==> flow/design.v <==
module floating_Mult(
    input               clk, 
    input               rst,
    input       [31:0]  OperandA,
    input       [31:0]  OperandB,
    input               in_valid,
    output              zero_exponent,  
    output              Exception,  
    output              NaN,  
    output reg          out_valid,
    output reg  [31:0]  out
);
    reg sign_out;
    reg normalize;  
    reg [7:0] Exponent_out;
    reg [22:0] Mantissa_out;
    reg [23:0] OperandA_reg, OperandB_reg;  
    reg [47:0] Mantissa_product;
    localparam BIAS = 127;
    always @(*) begin
        out = 32'b0;
        out_valid = 1'b0;
        sign_out = 1'b0;
        normalize = 1'b0;
        Exponent_out = 8'b0;
        Mantissa_out = 23'b0;
        OperandA_reg = 24'b0;
        OperandB_reg = 24'b0;
        Mantissa_product = 48'b0;
        if(~rst) begin
            out = 32'b0;
            out_valid = 1'b0;
        end
        else if(in_valid) begin 
            sign_out = OperandA[31] ^ OperandB[31];
       		OperandA_reg = (|OperandA[30:23]) ? {1'b1, OperandA[22:0]} : {1'b0, OperandA[22:0]};
            OperandB_reg = (|OperandB[30:23]) ? {1'b1, OperandB[22:0]} : {1'b0, OperandB[22:0]};
            Mantissa_product = OperandA_reg * OperandB_reg;
            normalize = Mantissa_product[47];  
            if(~normalize && ~zero_exponent) begin
      			Mantissa_product = Mantissa_product << 1 ;
      			Mantissa_out = Mantissa_product[46:24] + Mantissa_product[23] ;  
      			normalize = Mantissa_product[47];
      			Exponent_out = (OperandA[30:23] + OperandB[30:23] - BIAS);
    		end
  			else begin
  				Mantissa_out = Mantissa_product [46:24];  
  				Exponent_out = (OperandA[30:23] + OperandB[30:23] - BIAS) + normalize;
  			end
            if (zero_exponent) begin
                out = 32'b0;
                out_valid = 1'b1;
            end
            else if(NaN) begin
                out = {sign_out,8'b1111_1111, 23'b111_1111_1111_1111_1111_1111};
                out_valid = 1'b1;
            end
            else if(Exception) begin
                out = {sign_out,8'b1111_1111,23'b0};
                out_valid = 1'b1;
            end
            else if (normalize) begin
                out = {sign_out, Exponent_out, Mantissa_out};
                out_valid = 1'b1;
            end
        end
        else begin  
            out = 32'b0;
            out_valid = 1'b0;
        end
    end
    assign Exception = ( ( (&OperandA[30:23]) && (OperandA[22:0] == 0) )   || ( (&OperandB[30:23]) && (OperandB[22:0] == 0) ) ) ? 1'b1 : 1'b0;
    assign zero_exponent = ((OperandA[30:23] == 0) | (OperandB[30:23] == 0)) ? 1'b1 : 1'b0;
    assign NaN =( ( (OperandA[30:23] == 8'b1111_1111) && (OperandA [22:0] != 23'b0) ) || ( (OperandB[30:23] == 8'b1111_1111) && (OperandB [22:0] != 23'b0) ) ) ? 1 : 0; 
endmodule
module Adder(
    input               clk,
    input               rst,
    input       [31:0]  OperandA,
    input       [31:0]  OperandB,
    input               in_valid,
    output              Exception,  
    output              zero_exponent,
    output              NaN,
    output reg out_valid,
output reg [31:0] out
    );
reg signA;
reg [23:0] mantissaA;
reg [7:0] expA;
reg signB;
reg [23:0] mantissaB;
reg [7:0] expB, expB_new;
reg [24:0] mantissa_sum;
reg [23:0] mantissaB_shift;
reg sign_out;
reg [7:0] exp_out;
reg [22:0] mantissa_out;
reg [8:0] Diff_exponent;  
integer norm_i;
always @(*) begin
    out = 32'b0;
    out_valid = 1'b0;
    expB_new = 8'b0;
    mantissa_sum = 25'b0;
    mantissaB_shift = 24'b0;
    sign_out = 1'b0;
    exp_out = 8'b0;
    mantissa_out = 23'b0;
    Diff_exponent = 9'b0;
    signA = OperandA [31];
    expA = OperandA [30:23];
    mantissaA = (|OperandA[30:23]) ? {1'b1, OperandA[22:0]} : {1'b0, OperandA[22:0]};
    signB = OperandB [31];
    expB = OperandB [30:23];
    mantissaB = (|OperandB[30:23]) ? {1'b1, OperandB[22:0]} : {1'b0, OperandB[22:0]};
    if (~rst) begin
        out = 32'b0;
        out_valid = 1'b0;
    end
    else if(in_valid) begin
       if (expA < expB) begin
            {signA, expA, mantissaA, signB, expB, mantissaB} = {signB, expB, mantissaB, signA, expA, mantissaA};
        end
        Diff_exponent = expA - expB ;
        expB_new = expB + Diff_exponent ;
        mantissaB_shift = (Diff_exponent > 0) ? mantissaB >> Diff_exponent : mantissaB ;
        exp_out = expA;
        if(signA == signB) begin
            mantissa_sum = mantissaA + mantissaB_shift;
            sign_out = signA;
        end
        else begin
        if(mantissaA >= mantissaB_shift) begin
            mantissa_sum = mantissaA - mantissaB_shift;
            sign_out = signA;
        end
        else begin
            mantissa_sum = mantissaB_shift - mantissaA;
            sign_out = signB ;
        end
        end
        if(mantissa_sum[24]) begin
            mantissa_sum = mantissa_sum >> 1;  
            exp_out = exp_out + 1 ;
        end 
        for (norm_i = 0; norm_i < 24; norm_i = norm_i + 1)
            if (~ mantissa_sum[23] & (|mantissa_sum) )
            begin
            mantissa_sum = mantissa_sum << 1;
            exp_out = exp_out - 1;
            end
        mantissa_out = mantissa_sum[22:0];
         if(NaN) begin
            out = {sign_out,8'b1111_1111, 23'b111_1111_1111_1111_1111_1111};
            out_valid = 1'b1;
        end
        else if(Exception) begin
            out = {sign_out,8'b1111_1111,23'b0};
            out_valid = 1'b1;
        end
        else begin
            out = {sign_out, exp_out, mantissa_out};
            out_valid = 1'b1;
        end
    end
    else begin
        out_valid = 1'b0;
    end
end
assign NaN =( ( (OperandA[30:23] == 8'b1111_1111) && (OperandA [22:0] != 23'b0) ) || ( (OperandB[30:23] == 8'b1111_1111) && (OperandB [22:0] != 23'b0) ) ) ? 1 : 0;
assign Exception = ( ( (&OperandA[30:23]) && (OperandA[22:0] == 0) )   || ( (&OperandB[30:23]) && (OperandB[22:0] == 0) ) ) ? 1'b1 : 1'b0;
endmodule 
module Accumulator(
    input               clk, 
    input               rst,
    input    [31:0]     IN1,
    input               in_valid,
    input [7:0]         kernel_size,
    output reg [31:0]   Accumulator,
    output reg              output_valid
    );
wire [31:0] out;
wire [15:0] counter_tmp;
reg  [15:0] counter ;
assign counter_tmp = kernel_size*kernel_size;
always @(posedge clk or negedge rst) begin
    if(~rst) begin
        Accumulator <= 0;
        output_valid <= 0;
        counter <= 0;
    end
    else if (in_valid) begin
      counter <= counter + 1 ;
        if (counter == counter_tmp-1)
          begin
            counter <= 0;
            output_valid <= 1;
            Accumulator <= (counter == 0) ? IN1 : out;  
          end
        else if (counter == 0)begin
          Accumulator <= IN1;  
          output_valid <= 0;
        end
       else
         begin
        Accumulator <= out;
        output_valid <= 0;
         end
    end
    else begin
      Accumulator <= Accumulator;  
      output_valid <= 0;
      end
end
        Adder add_inst(
            .clk(clk),
            .rst(rst),
            .OperandA(IN1),
            .OperandB(Accumulator),
            .in_valid(in_valid),
            .Exception(),
            .zero_exponent(),
            .NaN(),
            .out_valid(),
            .out(out)
        );
endmodule 
module conv_mac (
    input         clk,
    input         rst,           
    input         in_valid,
    input  [31:0] OperandA,      
    input  [31:0] OperandB,      
    input  [7:0]  kernel_size,
    output        out_valid,
    output [31:0] result
);
wire        acc_en;
wire [31:0] mult_result;
floating_Mult multiplier(
    .clk(clk),
    .rst(rst),
    .OperandA(OperandA),
    .OperandB(OperandB),
    .in_valid(in_valid),
    .zero_exponent(),
    .Exception(),
    .NaN(),
    .out_valid(acc_en),
    .out(mult_result)
);
Accumulator accumulator(
    .clk(clk),
    .rst(rst),
    .IN1(mult_result),
    .in_valid(acc_en),
    .Accumulator(result),
    .output_valid(out_valid),
    .kernel_size(kernel_size)
);
endmodule
Appendix: tool output

## Tool chain data of conv_mac

Tool output for the design above before and after an edit, in the order of the flow.
"before" refers to lines of the RTL above, "after" to lines of the edited file.
"change": "after" minus "before" as printed here.
A cell with - has no value.

| inputs | value |
|---|---|
| design top | conv_mac |
| clock input | clk |
| standard-cell library | sky130hd |
| timing corner | tt_025C_1v80 |

## Diff

Unified diff, file above to edited file.
A script made this edit. It changes what the design does and was not meant as an optimisation.

```diff
@@ -185,11 +185,6 @@
 reg  [15:0] counter ;
 assign counter_tmp = kernel_size*kernel_size;
-always @(posedge clk or negedge rst) begin
-    if(~rst) begin
-        Accumulator <= 0;
-        output_valid <= 0;
-        counter <= 0;
-    end
-    else if (in_valid) begin
+always @(posedge clk) begin
+    if (in_valid) begin
       counter <= counter + 1 ;
         if (counter == counter_tmp-1)
```

## Elaborated design

Source: Yosys, flattened and elaborated, memories not mapped. Widths are those after wreduce. Registers that Yosys merges into a memory's read port (data or address) are not register bits. Print and check cells do not count. Equal cells are merged and count once.

Cells by class:

| element | before | after | change |
|---|---|---|---|
| $add $sub $neg | 35 | 35 | 0 |
| multipliers | 2 | 2 | 0 |
| $lt $le $gt $ge | 3 | 3 | 0 |
| equal/unequal tests | 6 | 6 | 0 |
| shifts and indexed selects | 1 | 1 | 0 |
| muxes and demuxes | 204 | 202 | -2 |
| bitwise logic cells | 52 | 52 | 0 |
| reduce/logical cells | 56 | 56 | 0 |

Operators by type and width:

| operator | before | after | change |
|---|---|---|---|
| 1-bit two-way mux | 24 | 23 | -1 |
| 16-bit two-way mux | 1 | 0 | -1 |

Unchanged operator kinds not shown: 39.

Storage and ports:

| element | before | after | change |
|---|---|---|---|
| register bits after elaboration | 49 | 49 | 0 |
| input bits | 75 | 75 | 0 |
| output and inout bits | 33 | 33 | 0 |
| elaborated cells | 362 | 360 | -2 |

## Depth

Longest topological path by Yosys (ltp), each cell counted once; first at word level (registers and memories cut), then after technology mapping (sequential cells cut; the memories' decode and read muxes count).

Logic depth:

| element | before | after | change |
|---|---|---|---|
| word-level depth | 151 | 151 | 0 |
| ABC_AREA | 0 | 0 | - |
| mapped depth | 155 | 146 | -9 |
| gate-level depth less buffers | 143 | 139 | -4 |

## Synthesis result

Source: synth_stat.txt of the flow (Yosys; design flattened, memories mapped). It holds for the ABC_AREA given above (unset counts as 0); a run with the other value may have another netlist.

Synthesis totals:

| element | before | after | change |
|---|---|---|---|
| cell count | 5809 | 5687 | -122 |
| chip area (Yosys) (mm^2) | 0.0426497 | 0.0429249 | +0.0002752 |
| sequential part of the area (mm^2) | 0.0012262 | 0.0014614 | +0.0002352 |
| flip-flops | 49 | 49 | 0 |
| buffer cells | 318 | 300 | -18 |

Cell types:

| cell type | before | after | change |
|---|---|---|---|
| sky130_fd_sc_hd__dfrtp_1 | 49 | 0 | -49 |
| sky130_fd_sc_hd__edfxtp_1 | 0 | 48 | +48 |
| sky130_fd_sc_hd__o21ai_0 | 245 | 198 | -47 |
| sky130_fd_sc_hd__nand2_1 | 825 | 786 | -39 |
| sky130_fd_sc_hd__o22ai_1 | 24 | 54 | +30 |
| sky130_fd_sc_hd__clkbuf_1 | 252 | 224 | -28 |
| sky130_fd_sc_hd__nand3_1 | 127 | 99 | -28 |
| sky130_fd_sc_hd__a21oi_1 | 319 | 297 | -22 |
| sky130_fd_sc_hd__nor2b_1 | 44 | 29 | -15 |
| sky130_fd_sc_hd__nand2b_1 | 51 | 37 | -14 |
| sky130_fd_sc_hd__a221oi_1 | 33 | 19 | -14 |
| sky130_fd_sc_hd__buf_4 | 5 | 18 | +13 |
| sky130_fd_sc_hd__o211ai_1 | 56 | 44 | -12 |
| sky130_fd_sc_hd__or3_1 | 41 | 29 | -12 |
| sky130_fd_sc_hd__inv_1 | 731 | 742 | +11 |
| sky130_fd_sc_hd__mux2_2 | 49 | 60 | +11 |
| sky130_fd_sc_hd__o31ai_1 | 31 | 20 | -11 |
| sky130_fd_sc_hd__o221ai_1 | 4 | 15 | +11 |

Unchanged cell types not shown: 12.
The list need not be complete.
By module: a second synthesis without flattening, with its own total; a netlist apart from the flattened one above.

Unflattened totals:

| element | before | after | change |
|---|---|---|---|
| cells (unflattened synthesis) | 5507 | 5579 | +72 |
| area (unflattened synthesis) (mm^2) | 0.0417651 | 0.0423919 | +0.0006268 |

Each row is one instance without its submodules.

By module, before:

| module | times used | cells | area (mm^2) | seq. area (mm^2) |
|---|---|---|---|---|
| floating_Mult | 1 | 2466 | 0.0205772 | 0 |
| Adder | 1 | 2529 | 0.0165947 | 0 |
| Accumulator | 1 | 512 | 0.0045932 | 0.0012262 |
| conv_mac | 1 | 0 | 0 | 0 |

By module, after:

| module | times used | cells | area (mm^2) | seq. area (mm^2) |
|---|---|---|---|---|
| floating_Mult | 1 | 2432 | 0.0202995 | 0 |
| Adder | 1 | 2733 | 0.0177207 | 0 |
| Accumulator | 1 | 414 | 0.0043717 | 0.0014614 |
| conv_mac | 1 | 0 | 0 | 0 |

## Timing after synthesis

OpenSTA on the mapped netlist: ideal clock, no wires. The path of least setup slack (recovery checks aside). Input and output delay are each 20% of the period. Register names are those of the netlist, which keeps one name where synthesis merged equal registers.

Timing path post-synthesis:

| element | before | after | change |
|---|---|---|---|
| kind | input -> register | input -> register | - |
| start point | in OperandB[3] | in OperandB[12] | - |
| end point | reg accumulator.Accumulator[29] | reg accumulator.Accumulator[30] | - |
| clock period (ns) | 44.0 | 44.0 | 0.0 |
| external input delay (ns) | 8.800 | 8.800 | 0.000 |
| setup time (ns) | 0.127 | 0.146 | +0.019 |
| time at the first pin (ns) | 8.800 | 8.800 | 0.000 |
| arrival time (ns) | 36.318 | 36.908 | +0.590 |
| data required time (ns) | 43.873 | 43.854 | -0.019 |
| slack (ns) | 7.555 | 6.946 | -0.609 |
| path delay (ns) | 27.645 | 28.254 | +0.609 |
| stages | 147 | 134 | -13 |
| buffers on the path | 14 | 11 | -3 |
| synthesis period reached (ns) | 36.445 | 37.054 | +0.609 |

"path delay" = arrival - input delay + setup time.
"stages": output pins that drive a net of the path, with the launching flip-flop's if there is one; two outputs of one cell count as two.
"synthesis period reached" = period - worst setup slack (recovery checks aside). The figure is calculated, with input and output delays left at 20% of the set period.
The rows between start and end are the longest chain of elaborated cells between them; the timing report does not say that the signal goes this way. Where chains are equally long, one stands for them.
Each line given opens the expression or statement behind the cell; cells for indexed reads and writes are added by Yosys, which also makes memories of some case tables.
A register here has more assigning lines than the two given.

| on the way, post-synthesis, before | value |
|---|---|
| path through | sky130_fd_sc_hd__clkbuf_1 sky130_fd_sc_hd__clkbuf_1 sky130_fd_sc_hd__nand2_1 sky130_fd_sc_hd__fa_1 sky130_fd_sc_hd__inv_1 sky130_fd_sc_hd__fa_1 sky130_fd_sc_hd__fa_1 sky130_fd_sc_hd__inv_1 sky130_fd_sc_hd__fa_1 sky130_fd_sc_hd__inv_1 sky130_fd_sc_hd__fa_1 sky130_fd_sc_hd__inv_1 sky130_fd_sc_hd__fa_1 sky130_fd_sc_hd__inv_1 sky130_fd_sc_hd__fa_1 sky130_fd_sc_hd__ha_1 sky130_fd_sc_hd__nand4_1 sky130_fd_sc_hd__nor2_1 (+111 left out) sky130_fd_sc_hd__ha_1 sky130_fd_sc_hd__nand3_1 sky130_fd_sc_hd__a21bo_2 sky130_fd_sc_hd__ha_1 sky130_fd_sc_hd__mux2_2 sky130_fd_sc_hd__ha_1 sky130_fd_sc_hd__mux2_2 sky130_fd_sc_hd__ha_1 sky130_fd_sc_hd__mux2_2 sky130_fd_sc_hd__ha_1 sky130_fd_sc_hd__mux2_2 sky130_fd_sc_hd__ha_1 sky130_fd_sc_hd__nand2_1 sky130_fd_sc_hd__nor2_1 sky130_fd_sc_hd__nand2_1 sky130_fd_sc_hd__a2111oi_0 sky130_fd_sc_hd__a211o_1 sky130_fd_sc_hd__o21ai_1 |
| length of the longest elaborated chain | 150 |
| elaborated cells between the ends (all ways) | 321 |
| those cells by class | 31 x add/sub; 1 x mul; 3 x compare; 2 x eq/ne; 1 x shift; 195 x mux; 49 x logic; 39 x reduce/logical |

RTL lines, path post-synthesis, before:

| element | line | source |
|---|---|---|
| from (decl) | 234 | `input  [31:0] OperandB,` |
| 24-bit two-way mux | 37 | `OperandB_reg = (\|OperandB[30:23]) ? {1'b1, OperandB[22:0]} : {1'b0, OperandB[22:0]};` |
| 24-bit by 24-bit multiplier with 48-bit output | 38 |  |
| 1-bit NOT | 40 | `if(~normalize && ~zero_exponent) begin` |
| 1-bit logical AND | 40 |  |
| 1-bit two-way mux | 40 |  |
| 1-bit two-way mux | 34 | `else if(in_valid) begin` |
| 1-bit two-way mux | 30 | `if(~rst) begin` |
| (+136 left out) | - |  |
| 1-bit NOT | 148 | `if (~ mantissa_sum[23] & (\|mantissa_sum) )` |
| 1-bit AND | 148 |  |
| 8-bit two-way mux | 148 |  |
| 31-bit two-way mux | 158 | `else if(Exception) begin` |
| 31-bit two-way mux | 154 | `if(NaN) begin` |
| 32-bit two-way mux | 117 | `if (~rst) begin` |
| 32-bit two-way mux | 201 | `else if (counter == 0)begin` |
| to (assign) | 199 | `Accumulator <= (counter == 0) ? IN1 : out;` |
| to (assign) | 207 | `Accumulator <= out;` |
| to (decl) | 180 | `output reg [31:0]   Accumulator,` |

| on the way, post-synthesis, after | value |
|---|---|
| path through | sky130_fd_sc_hd__clkbuf_1 sky130_fd_sc_hd__clkbuf_1 sky130_fd_sc_hd__nand2_1 sky130_fd_sc_hd__fa_1 sky130_fd_sc_hd__inv_1 sky130_fd_sc_hd__fa_1 sky130_fd_sc_hd__inv_1 sky130_fd_sc_hd__fa_1 sky130_fd_sc_hd__fa_1 sky130_fd_sc_hd__fa_1 sky130_fd_sc_hd__inv_1 sky130_fd_sc_hd__fa_1 sky130_fd_sc_hd__inv_1 sky130_fd_sc_hd__fa_1 sky130_fd_sc_hd__inv_1 sky130_fd_sc_hd__ha_1 sky130_fd_sc_hd__inv_1 sky130_fd_sc_hd__nor4_2 (+98 left out) sky130_fd_sc_hd__mux2_2 sky130_fd_sc_hd__ha_1 sky130_fd_sc_hd__nand2_1 sky130_fd_sc_hd__a21bo_2 sky130_fd_sc_hd__ha_1 sky130_fd_sc_hd__mux2_2 sky130_fd_sc_hd__ha_1 sky130_fd_sc_hd__mux2_2 sky130_fd_sc_hd__ha_1 sky130_fd_sc_hd__mux2_2 sky130_fd_sc_hd__ha_1 sky130_fd_sc_hd__and2_1 sky130_fd_sc_hd__a31o_2 sky130_fd_sc_hd__nand4_1 sky130_fd_sc_hd__or3b_1 sky130_fd_sc_hd__nor4_2 sky130_fd_sc_hd__xnor3_1 sky130_fd_sc_hd__a21oi_1 |
| length of the longest elaborated chain | 150 |
| elaborated cells between the ends (all ways) | 321 |
| those cells by class | 31 x add/sub; 1 x mul; 3 x compare; 2 x eq/ne; 1 x shift; 195 x mux; 49 x logic; 39 x reduce/logical |

RTL lines, path post-synthesis, after:

| element | line | source |
|---|---|---|
| from (decl) | 229 | `input  [31:0] OperandB,` |
| 24-bit two-way mux | 37 | `OperandB_reg = (\|OperandB[30:23]) ? {1'b1, OperandB[22:0]} : {1'b0, OperandB[22:0]};` |
| 24-bit by 24-bit multiplier with 48-bit output | 38 |  |
| 1-bit NOT | 40 | `if(~normalize && ~zero_exponent) begin` |
| 1-bit logical AND | 40 |  |
| 1-bit two-way mux | 40 |  |
| 1-bit two-way mux | 34 | `else if(in_valid) begin` |
| 1-bit two-way mux | 30 | `if(~rst) begin` |
| (+136 left out) | - |  |
| 1-bit NOT | 148 | `if (~ mantissa_sum[23] & (\|mantissa_sum) )` |
| 1-bit AND | 148 |  |
| 8-bit two-way mux | 148 |  |
| 31-bit two-way mux | 158 | `else if(Exception) begin` |
| 31-bit two-way mux | 154 | `if(NaN) begin` |
| 32-bit two-way mux | 117 | `if (~rst) begin` |
| 32-bit two-way mux | 194 | `Accumulator <= (counter == 0) ? IN1 : out;` |
| to (assign) | 194 |  |
| to (assign) | 202 | `Accumulator <= out;` |
| to (decl) | 180 | `output reg [31:0]   Accumulator,` |

## Timing after layout

From the final timing report of the runs of set A: the path of least setup slack in the routed layout; clock arrival at registers is part of the times.

Timing path post-layout:

| element | before | after | change |
|---|---|---|---|
| kind | input -> register | input -> register | - |
| start point | in OperandA[12] | in OperandA[18] | - |
| end point | reg accumulator.Accumulator[29] | reg accumulator.Accumulator[30] | - |
| clock period (ns) | 44.0 | 44.0 | 0.0 |
| external input delay (ns) | 8.80 | 8.80 | 0.00 |
| setup time (ns) | 0.11 | 0.14 | +0.03 |
| time at the first pin (ns) | 8.80 | 8.80 | 0.00 |
| arrival time (ns) | 42.36 | 42.21 | -0.15 |
| data required time (ns) | 44.22 | 44.17 | -0.05 |
| slack (ns) | 1.85 | 1.96 | +0.11 |
| stages | 126 | 117 | -9 |
| buffers on the path | 3 | 5 | +2 |

The rows between start and end are the longest chain of elaborated cells between them; the timing report does not say that the signal goes this way. Where chains are equally long, one stands for them.
A register here has more assigning lines than the two given.

| on the way, post-layout, before | value |
|---|---|
| path through | sky130_fd_sc_hd__clkdlybuf4s50_1 sky130_fd_sc_hd__buf_4 sky130_fd_sc_hd__nand2_1 sky130_fd_sc_hd__fa_1 sky130_fd_sc_hd__inv_1 sky130_fd_sc_hd__fa_1 sky130_fd_sc_hd__inv_1 sky130_fd_sc_hd__fa_1 sky130_fd_sc_hd__inv_1 sky130_fd_sc_hd__fa_1 sky130_fd_sc_hd__inv_1 sky130_fd_sc_hd__fa_1 sky130_fd_sc_hd__fa_1 sky130_fd_sc_hd__inv_1 sky130_fd_sc_hd__fa_1 sky130_fd_sc_hd__ha_1 sky130_fd_sc_hd__a21oi_1 sky130_fd_sc_hd__o21ai_0 (+90 left out) sky130_fd_sc_hd__ha_1 sky130_fd_sc_hd__nand3_1 sky130_fd_sc_hd__a21bo_2 sky130_fd_sc_hd__ha_1 sky130_fd_sc_hd__mux2_2 sky130_fd_sc_hd__ha_1 sky130_fd_sc_hd__mux2_2 sky130_fd_sc_hd__ha_1 sky130_fd_sc_hd__mux2_2 sky130_fd_sc_hd__ha_1 sky130_fd_sc_hd__mux2_2 sky130_fd_sc_hd__ha_1 sky130_fd_sc_hd__nand2_1 sky130_fd_sc_hd__nor2_1 sky130_fd_sc_hd__nand2_1 sky130_fd_sc_hd__a2111oi_0 sky130_fd_sc_hd__a211o_1 sky130_fd_sc_hd__o21ai_1 |
| length of the longest elaborated chain | 150 |
| elaborated cells between the ends (all ways) | 321 |
| those cells by class | 31 x add/sub; 1 x mul; 3 x compare; 2 x eq/ne; 1 x shift; 195 x mux; 49 x logic; 39 x reduce/logical |

RTL lines, path post-layout, before:

| element | line | source |
|---|---|---|
| from (decl) | 233 | `input  [31:0] OperandA,` |
| 24-bit two-way mux | 36 | `OperandA_reg = (\|OperandA[30:23]) ? {1'b1, OperandA[22:0]} : {1'b0, OperandA[22:0]};` |
| 24-bit by 24-bit multiplier with 48-bit output | 38 |  |
| 1-bit NOT | 40 | `if(~normalize && ~zero_exponent) begin` |
| 1-bit logical AND | 40 |  |
| 1-bit two-way mux | 40 |  |
| 1-bit two-way mux | 34 | `else if(in_valid) begin` |
| 1-bit two-way mux | 30 | `if(~rst) begin` |
| (+136 left out) | - |  |
| 1-bit NOT | 148 | `if (~ mantissa_sum[23] & (\|mantissa_sum) )` |
| 1-bit AND | 148 |  |
| 8-bit two-way mux | 148 |  |
| 31-bit two-way mux | 158 | `else if(Exception) begin` |
| 31-bit two-way mux | 154 | `if(NaN) begin` |
| 32-bit two-way mux | 117 | `if (~rst) begin` |
| 32-bit two-way mux | 201 | `else if (counter == 0)begin` |
| to (assign) | 199 | `Accumulator <= (counter == 0) ? IN1 : out;` |
| to (assign) | 207 | `Accumulator <= out;` |
| to (decl) | 180 | `output reg [31:0]   Accumulator,` |

| on the way, post-layout, after | value |
|---|---|
| path through | sky130_fd_sc_hd__clkdlybuf4s50_1 sky130_fd_sc_hd__buf_4 sky130_fd_sc_hd__nand2_1 sky130_fd_sc_hd__fa_1 sky130_fd_sc_hd__inv_1 sky130_fd_sc_hd__fa_1 sky130_fd_sc_hd__inv_1 sky130_fd_sc_hd__fa_1 sky130_fd_sc_hd__fa_1 sky130_fd_sc_hd__fa_1 sky130_fd_sc_hd__fa_1 sky130_fd_sc_hd__fa_1 sky130_fd_sc_hd__inv_1 sky130_fd_sc_hd__ha_1 sky130_fd_sc_hd__a21oi_1 sky130_fd_sc_hd__o21ai_0 sky130_fd_sc_hd__a22oi_1 sky130_fd_sc_hd__o22ai_1 (+81 left out) sky130_fd_sc_hd__mux2_2 sky130_fd_sc_hd__ha_1 sky130_fd_sc_hd__nand2_1 sky130_fd_sc_hd__a21bo_2 sky130_fd_sc_hd__ha_1 sky130_fd_sc_hd__mux2_2 sky130_fd_sc_hd__ha_1 sky130_fd_sc_hd__mux2_2 sky130_fd_sc_hd__ha_1 sky130_fd_sc_hd__o311ai_1 sky130_fd_sc_hd__xor2_1 sky130_fd_sc_hd__xnor2_1 sky130_fd_sc_hd__nand4_1 sky130_fd_sc_hd__a311oi_1 sky130_fd_sc_hd__xor2_1 sky130_fd_sc_hd__nor4_2 sky130_fd_sc_hd__xnor3_1 sky130_fd_sc_hd__a21oi_1 |
| length of the longest elaborated chain | 150 |
| elaborated cells between the ends (all ways) | 321 |
| those cells by class | 31 x add/sub; 1 x mul; 3 x compare; 2 x eq/ne; 1 x shift; 195 x mux; 49 x logic; 39 x reduce/logical |

RTL lines, path post-layout, after:

| element | line | source |
|---|---|---|
| from (decl) | 228 | `input  [31:0] OperandA,` |
| 24-bit two-way mux | 36 | `OperandA_reg = (\|OperandA[30:23]) ? {1'b1, OperandA[22:0]} : {1'b0, OperandA[22:0]};` |
| 24-bit by 24-bit multiplier with 48-bit output | 38 |  |
| 1-bit NOT | 40 | `if(~normalize && ~zero_exponent) begin` |
| 1-bit logical AND | 40 |  |
| 1-bit two-way mux | 40 |  |
| 1-bit two-way mux | 34 | `else if(in_valid) begin` |
| 1-bit two-way mux | 30 | `if(~rst) begin` |
| (+136 left out) | - |  |
| 1-bit NOT | 148 | `if (~ mantissa_sum[23] & (\|mantissa_sum) )` |
| 1-bit AND | 148 |  |
| 8-bit two-way mux | 148 |  |
| 31-bit two-way mux | 158 | `else if(Exception) begin` |
| 31-bit two-way mux | 154 | `if(NaN) begin` |
| 32-bit two-way mux | 117 | `if (~rst) begin` |
| 32-bit two-way mux | 194 | `Accumulator <= (counter == 0) ? IN1 : out;` |
| to (assign) | 194 |  |
| to (assign) | 202 | `Accumulator <= out;` |
| to (decl) | 180 | `output reg [31:0]   Accumulator,` |

## Flow runs

Runs of the flow (Yosys, OpenROAD) on both versions; the two runs of a pair have the same settings. The constraints put input and output delay at 20% of the set period each and load the outputs with 0.01 pF.

| flow settings, set A | value |
|---|---|
| CORE_UTILIZATION | 40 |
| period_ns | 44.0 |
| CAP_MARGIN | 20 |
| CORE_MARGIN | 2 |
| SLEW_MARGIN | 20 |

Results, set A:

| element | before | after | change |
|---|---|---|---|
| chip area after synthesis (Yosys) (mm^2) | 0.0426497 | 0.0429249 | +0.0002752 |
| total die area (mm^2) | 0.109253 | 0.109949 | +0.000696 |
| area of the standard cells in the finished layout (mm^2) | 0.045406 | 0.0456188 | +0.0002128 |
| utilization after layout (%) | 43.0 | 42.7 | -0.3 |
| setup slack of the critical path (ns) | 1.855 | 1.959 | +0.104 |
| total negative slack (ns) | 0.000 | 0.000 | 0.000 |
| post-route worst hold slack (ns) | 0.566 | 0.687 | +0.121 |
| period achieved (ns) | 42.145 | 42.041 | -0.104 |

| flow settings, set B | value |
|---|---|
| CAP_MARGIN | 0 |
| CELL_PAD_IN_SITES_DETAIL_PLACEMENT | 0 |
| CORE_MARGIN | 8 |
| CORE_UTILIZATION | 22 |
| PLACE_DENSITY | 0.64 |
| SETUP_SLACK_MARGIN | 0.57 |
| period_ns | 28.5 |
| SLEW_MARGIN | 20 |

Results, set B:

| element | before | after | change |
|---|---|---|---|
| chip area after synthesis (Yosys) (mm^2) | 0.0426497 | 0.0429249 | +0.0002752 |
| total die area (mm^2) | 0.208205 | 0.209503 | +0.001298 |
| area of the standard cells in the finished layout (mm^2) | 0.0652276 | 0.0638988 | -0.0013288 |
| utilization after layout (%) | 33.9 | 32.9 | -1.0 |
| setup slack of the critical path (ns) | -3.867 | -3.829 | +0.038 |
| total negative slack (ns) | -32.557 | -31.055 | +1.502 |
| post-route worst hold slack (ns) | 0.586 | 0.680 | +0.094 |
| period achieved (ns) | 32.367 | 32.329 | -0.038 |

"period achieved" = clock period - worst setup slack. The figure is calculated, with input and output delays left at 20% of the set period.
